==> flow/design.v <==
`timescale 1ns / 1ps
module cordic_single_stage #(parameter m = 6, parameter n = 10, parameter iter_length = 4)(clk, x_in, y_in, z_in, i, atan, x_out, y_out, z_out);
	input clk;
	input signed [m + n - 1:0] x_in, y_in, z_in;
	input signed [m + n - 1:0] atan;
	input [iter_length - 1:0] i;
	output reg [m + n - 1:0] x_out, y_out, z_out;
	reg signed [1:0] d;	
	always @(posedge clk) begin
		d = z_in[m + n - 1] == 1'b0 ? 1 : -1;
		x_out <= x_in - d * (y_in >>> i);
		y_out <= y_in + d * (x_in >>> i);
		z_out <= z_in - d * atan;
	end
endmodule
`timescale 1ns / 1ps
module cordic_pipeline(clk, x0, y0, z0, out_x, out_y, out_z);
	parameter M = 6;
	parameter N = 10;
	parameter ITER_BIT = 4;
	parameter ITER_COUNT = 11;
	input clk;
	input signed [M + N - 1:0] x0;
	input signed [M + N - 1:0] y0;
	input signed [M + N - 1:0] z0;
	output signed [M + N - 1:0] out_x;
	output signed [M + N - 1:0] out_y;
	output signed [M + N - 1:0] out_z;
	reg signed [M + N - 1:0] atan_lut [ITER_COUNT:0];
	initial begin
		atan_lut[0] = 16'b0000001100100100;
		atan_lut[1] = 16'b0000000111011010;
		atan_lut[2] = 16'b0000000011111010;
		atan_lut[3] = 16'b0000000001111111;
		atan_lut[4] = 16'b0000000000111111;
		atan_lut[5] = 16'b0000000000011111;
		atan_lut[6] = 16'b0000000000001111;
		atan_lut[7] = 16'b0000000000000111;
		atan_lut[8] = 16'b0000000000000011;
		atan_lut[9] = 16'b0000000000000001;
		atan_lut[10] = 16'b0000000000000000;
		atan_lut[11] = 16'b0000000000000000;
	end
	wire signed [M + N - 1:0] x_values [ITER_COUNT:0];
	wire signed [M + N - 1:0] y_values [ITER_COUNT:0];
	wire signed [M + N - 1:0] z_values [ITER_COUNT:0];
	assign x_values[0] = x0;
	assign y_values[0] = y0;
	assign z_values[0] = z0;
	genvar i;
	generate
		for (i = 0; i < ITER_COUNT; i = i + 1)
			begin
				cordic_single_stage #(.m(M), .n(N), .iter_length(ITER_BIT)) stage (
					 .clk(clk), 
					 .x_in(x_values[i]), 
					 .y_in(y_values[i]), 
					 .z_in(z_values[i]), 
					 .i(i), 
					 .atan(atan_lut[i]), 
					 .x_out(x_values[i + 1]), 
					 .y_out(y_values[i + 1]), 
					 .z_out(z_values[i + 1])
				);
			end
	endgenerate
	assign out_x = x_values[ITER_COUNT];
	assign out_y = y_values[ITER_COUNT];
	assign out_z = z_values[ITER_COUNT];
endmodule
Wiki page: cordic_pipeline / tool data

======== Step by step through the tools: cordic_pipeline ========
Module cordic_pipeline before and after one edit of its RTL, step after step.
Lines under "unedited" count in the file above, lines under "edited" in the edited file.
"difference" is "edited" less "unedited", of the values as shown; "rel. change" is that difference over "unedited", in percent.
Operators carry their Yosys type and port widths (W data, S select, Z words).
Cell names lack the library's common part.
A cell with n/a has no value.
design
  design top .............................. cordic_pipeline
  clock port .............................. clk
  standard-cell library ................... sky130hd
  corner .................................. tt_025C_1v80

======== Edit of the RTL ========
The edit as a unified diff against the file above.
A script made this edit. It changes what the design does and was not meant as an optimisation.
begin of diff
@@ -8,5 +8,5 @@
 	reg signed [1:0] d;	
 	always @(posedge clk) begin
-		d = z_in[m + n - 1] == 1'b0 ? 1 : -1;
+		d = -1;
 		x_out <= x_in - d * (y_in >>> i);
 		y_out <= y_in + d * (x_in >>> i);
end of diff

======== Word-level counts ========
Source: Yosys, flattened and elaborated. Widths are those after wreduce; folded enables and synchronous resets count as part of the registers. Registers that Yosys merges into a memory's read port (data or address) are not register bits. Print and check cells do not count. Equal cells are merged and count once.
Yosys's memory passes give these memory sizes; they may raise the number of words (mostly to a power of two), join words into wider ones and drop unused or constant bits.
bit counts
  what                             unedited  edited  difference  rel. change (%)
  bits in read-only memories       160       160     0           0.00
  register bits after elaboration  528       528     0           0.00
  output and inout port bits       48        48      0           0.00
  memories kept                    1         1       0           0.00
operators by class
  what                       unedited  edited  difference  rel. change (%)
  muxes and demuxes          11        0       -11         -100.00
  add/subtract/negate cells  33        66      +33         +100.00
  $mul                       33        0       -33         -100.00
operators with widths
  operator          unedited  edited  difference  rel. change (%)
  $mul A2 B16 Y16   13        0       -13         -100.00
  $neg A16 Y16      0         13      +13         n/a
  $mux W2           11        0       -11         -100.00
  $sub A16 B16 Y16  14        22      +8          +57.14
  $add A16 B16 Y16  3         11      +8          +266.67
  $mul A2 B10 Y12   2         0       -2          -100.00
  $mul A2 B11 Y13   2         0       -2          -100.00
  $mul A2 B12 Y14   2         0       -2          -100.00
  $mul A2 B13 Y15   2         0       -2          -100.00
  $mul A2 B14 Y16   2         0       -2          -100.00
  $mul A2 B15 Y16   2         0       -2          -100.00
  $mul A2 B6 Y8     2         0       -2          -100.00
  $mul A2 B7 Y9     2         0       -2          -100.00
  $mul A2 B8 Y10    2         0       -2          -100.00
  $mul A2 B9 Y11    2         0       -2          -100.00
  $neg A10 Y16      0         2       +2          n/a
  $neg A11 Y16      0         2       +2          n/a
  $neg A12 Y16      0         2       +2          n/a
  $neg A13 Y16      0         2       +2          n/a
  $neg A14 Y16      0         2       +2          n/a
  $neg A15 Y16      0         2       +2          n/a
  $neg A6 Y16       0         2       +2          n/a
  $neg A7 Y16       0         2       +2          n/a
  $neg A8 Y16       0         2       +2          n/a
  $neg A9 Y16       0         2       +2          n/a
  $add A16 B10 Y16  1         0       -1          -100.00
  $add A16 B11 Y16  1         0       -1          -100.00
  $add A16 B12 Y16  1         0       -1          -100.00
Not every row of either side is listed.

======== Depth ========
Yosys ltp: most cells in a row. Word level: on the elaborated netlist, between registers, memories and ports. Mapped: between sequential cells and ports; inverters and the memories' decode and read muxes count.
depth
  what                           unedited  edited  difference  rel. change (%)
  depth in word-level cells      3         2       -1          -33.33
  ABC_AREA                       0         0       n/a         n/a
  gate-level depth with buffers  15        11      -4          -26.67

======== After synthesis ========
The flow's flattened synthesis, as Yosys stat reports it; memories are mapped. The netlist is that of the ABC_AREA named above (0 if unset); the other value can give another one.
cell types
  cell      unedited  edited  difference  rel. change (%)
  inv_1     832       235     -597        -71.75
  ha_1      787       340     -447        -56.80
  nor2_1    416       195     -221        -53.12
  fa_1      236       22      -214        -90.68
  a21oi_1   348       234     -114        -32.76
  o21ai_0   189       113     -76         -40.21
  a21o_1    139       66      -73         -52.52
  xnor2_1   346       281     -65         -18.79
  clkbuf_1  64        13      -51         -79.69
  nand2b_1  78        28      -50         -64.10
  or2_2     57        7       -50         -87.72
  o21a_1    76        41      -35         -46.05
  o21bai_1  57        25      -32         -56.14
  nand3_1   53        78      +25         +47.17
  and3_1    24        48      +24         +100.00
  nor2b_1   72        51      -21         -29.17
  nand2_1   137       155     +18         +13.14
  o211ai_1  9         24      +15         +166.67
Unchanged cell types not shown: 2.
Not every row of either side is listed.
synthesis totals
  what                               unedited  edited   difference  rel. change (%)
  cells in the netlist               4996      2962     -2034       -40.71
  flip-flop cells                    528       527      -1          -0.19
  buffers                            71        16       -55         -77.46
  cell area after synthesis (sq um)  44376.3   27756.6  -16619.7    -37.45
  sequential area (sq um)            10570.1   10550.1  -20.0       -0.19
By module: a second synthesis without flattening, with its own total; a netlist apart from the flattened one above.
unflattened totals
  what                                             unedited  edited   difference  rel. change (%)
  cell total of the unflattened synthesis          8164      5623     -2541       -31.12
  area total of the unflattened synthesis (sq um)  67708.7   47380.4  -20328.3    -30.02
Each row is one instance without its submodules.
by module, unedited
  module               area (sq um)  times used  seq. area (sq um)  cells
  cordic_single_stage  6154.7        11          960.9              742
  cordic_pipeline      7.5           1           0.0                2
by module, edited
  module               area (sq um)  times used  seq. area (sq um)  cells
  cordic_single_stage  4306.6        11          960.9              511
  cordic_pipeline      7.5           1           0.0                2

======== Timing after synthesis ========
Path of least setup slack by OpenSTA after synthesis, without wires, with an ideal clock, recovery checks aside; 20% of the period is set as input and as output delay. Where synthesis merged equal registers, the netlist keeps one of their names.
timing after synthesis
  what                                 unedited                             edited                               difference  rel. change (%)
  path kind                            input to register                    input to register                    n/a         n/a
  from                                 input z0[15]                         input x0[0]                          n/a         n/a
  to                                   register genblk1[0].stage.x_out[14]  register genblk1[0].stage.x_out[14]  n/a         n/a
  launch time at the first pin (ns)    0.800                                0.800                                0.000       0.00
  clock period (ns)                    4.0                                  4.0                                  0.0         0.00
  path buffers                         1                                    0                                    -1          -100.00
  data arrival time (ns)               3.923                                2.618                                -1.305      -33.27
  path delay (ns)                      3.195                                1.890                                -1.305      -40.85
  library setup time (ns)              0.072                                0.072                                0.000       n/a
  external input delay (ns)            0.800                                0.800                                0.000       0.00
  required time (ns)                   3.928                                3.928                                0.000       0.00
  slack (ns)                           0.005                                1.310                                +1.305      n/a
  driving pins on the path             15                                   9                                    -6          -40.00
  period reached after synthesis (ns)  3.995                                2.69                                 -1.305      -32.67
"path delay" is the arrival time less input delay plus setup time.
"driving pins on the path": output pins that drive a net of the path, with the launching flip-flop's if there is one; two outputs of one cell count as two.
"period reached after synthesis" = period - worst setup slack (recovery checks aside). The figure is calculated, with input and output delays left at 20% of the set period.
The rows between start and end are the longest chain of elaborated cells between them; the timing report does not say that the signal goes this way. Where chains are equally long, one stands for them.
Each line given opens the expression or statement behind the cell; cells for indexed reads and writes are added by Yosys, which also makes memories of some case tables.
between the ends, after synthesis, unedited
  cells stage by stage .................... inv_1 -> clkbuf_1 -> nor2_1 -> ha_1 -> fa_1 -> inv_1 -> ha_1 -> a21o_1 -> a21oi_2 -> o21bai_1 -> a2111o_1 -> and3_4 -> or2_4 -> a221oi_2 -> xnor2_1
  cells in the longest elaborated chain ... 3
ends and longest elaborated chain, after synthesis, unedited
  what              RTL line  RTL
  start, declared   25        input signed [M + N - 1:0] z0;
  $mux W2           10        d = z_in[m + n - 1] == 1'b0 ? 1 : -1;
  $mul A2 B16 Y16   11        x_out <= x_in - d * (y_in >>> i);
  $sub A16 B16 Y16  11
  end, assigned     11
  end, declared     7         output reg [m + n - 1:0] x_out, y_out, z_out;
between the ends, after synthesis, edited
  cells stage by stage .................... ha_1 -> fa_1 -> nor2b_1 -> o21ai_1 -> nand3_1 -> a311oi_1 -> nor3_1 -> nor3_1 -> xor2_1
  cells in the longest elaborated chain ... 1
ends and longest elaborated chain, after synthesis, edited
  what              RTL line  RTL
  start, declared   23        input signed [M + N - 1:0] x0;
  $sub A16 B16 Y16  11        x_out <= x_in - d * (y_in >>> i);
  end, assigned     11
  end, declared     7         output reg [m + n - 1:0] x_out, y_out, z_out;

======== Worst path after layout ========
From the final timing report of each run of pair A: the path of least setup slack in the routed layout; clock arrival at registers is part of the times.
timing after layout
  what                               unedited                             edited                               difference  rel. change (%)
  path kind                          input to register                    input to register                    n/a         n/a
  from                               input z0[15]                         input x0[1]                          n/a         n/a
  to                                 register genblk1[0].stage.x_out[14]  register genblk1[0].stage.y_out[13]  n/a         n/a
  driving pins on the path           14                                   9                                    -5          -35.71
  required time (ns)                 4.36                                 4.33                                 -0.03       -0.69
  clock period (ns)                  3.82                                 3.82                                 0.00        0.00
  library setup time (ns)            0.07                                 0.11                                 +0.04       n/a
  slack (ns)                         0.15                                 1.11                                 +0.96       n/a
  external input delay (ns)          0.76                                 0.76                                 0.00        0.00
  launch time at the first pin (ns)  0.76                                 0.76                                 0.00        0.00
  path buffers                       3                                    1                                    -2          -66.67
  data arrival time (ns)             4.21                                 3.22                                 -0.99       -23.52
The rows between start and end are the longest chain of elaborated cells between them; the timing report does not say that the signal goes this way. Where chains are equally long, one stands for them.
between the ends, after layout, unedited
  cells stage by stage .................... clkdlybuf4s50_1 -> inv_2 -> buf_8 -> nor2_1 -> ha_1 -> fa_1 -> inv_1 -> ha_1 -> buf_4 -> a2111o_1 -> and3_4 -> or2_4 -> a221oi_2 -> xnor2_1
  cells in the longest elaborated chain ... 3
ends and longest elaborated chain, after layout, unedited
  what              RTL line  RTL
  start, declared   25        input signed [M + N - 1:0] z0;
  $mux W2           10        d = z_in[m + n - 1] == 1'b0 ? 1 : -1;
  $mul A2 B16 Y16   11        x_out <= x_in - d * (y_in >>> i);
  $sub A16 B16 Y16  11
  end, assigned     11
  end, declared     7         output reg [m + n - 1:0] x_out, y_out, z_out;
between the ends, after layout, edited
  cells stage by stage .................... clkdlybuf4s50_1 -> inv_1 -> ha_1 -> nor2b_1 -> o21ai_1 -> a21oi_1 -> o21ai_1 -> o41a_1 -> a311o_1
  cells in the longest elaborated chain ... 2
ends and longest elaborated chain, after layout, edited
  what              RTL line  RTL
  start, declared   23        input signed [M + N - 1:0] x0;
  $neg A16 Y16      12        y_out <= y_in + d * (x_in >>> i);
  $add A16 B16 Y16  12
  end, assigned     12
  end, declared     7         output reg [m + n - 1:0] x_out, y_out, z_out;

======== Flow runs ========
Both versions went through the flow (Yosys, OpenROAD) with the same settings in each pair. Constraints: input delay and output delay 20% of the set period each, output load 0.01 pF.
flow settings, pair A
  period_ns ............................... 3.82
  CAP_MARGIN .............................. 20
  CORE_MARGIN ............................. 2
  CORE_UTILIZATION ........................ 40
  SLEW_MARGIN ............................. 20
results, pair A
  what                                      unedited  edited   difference  rel. change (%)
  cell area after synthesis (sq um)         44376.3   27756.6  -16619.7    -37.45
  area inside the die boundary (sq um)      113620.0  71513.5  -42106.5    -37.06
  final utilization (%)                     45.4      46.5     +1.1        n/a
  lowest hold slack (ns)                    0.325     0.323    -0.002      n/a
  final setup TNS (ns)                      0.000     0.000    0.000       n/a
  worst setup slack after layout (ns)       0.152     1.111    +0.959      n/a
  period reached (ns)                       3.668     2.709    -0.959      -26.15
  standard-cell area after routing (sq um)  50120.6   31960.7  -18159.9    -36.23
flow settings, pair B
  CELL_PAD_IN_SITES_DETAIL_PLACEMENT ...... 0
  CELL_PAD_IN_SITES_GLOBAL_PLACEMENT ...... 0
  CORE_MARGIN ............................. 6
  CORE_UTILIZATION ........................ 40
  CTS_CLUSTER_SIZE ........................ 97
  GPL_ROUTABILITY_DRIVEN .................. 0
  MIN_ROUTING_LAYER ....................... met2
  PLACE_DENSITY_LB_ADDON .................. 0.16
  SLEW_MARGIN ............................. 10
  period_ns ............................... 5.69
  CAP_MARGIN .............................. 20
results, pair B
  what                                      unedited  edited   difference  rel. change (%)
  cell area after synthesis (sq um)         44376.3   27756.6  -16619.7    -37.45
  area inside the die boundary (sq um)      119077.0  75856.2  -43220.8    -36.30
  final utilization (%)                     45.0      46.3     +1.3        n/a
  lowest hold slack (ns)                    0.326     0.324    -0.002      n/a
  final setup TNS (ns)                      0.000     0.000    0.000       n/a
  worst setup slack after layout (ns)       1.350     2.403    +1.053      n/a
  period reached (ns)                       4.340     3.287    -1.053      -24.26
  standard-cell area after routing (sq um)  49302.3   31734.2  -17568.1    -35.63
"period reached" is the run's clock period less its worst setup slack. It is reckoned from that one timing run; input and output delays stay at 20% of the period that was set.
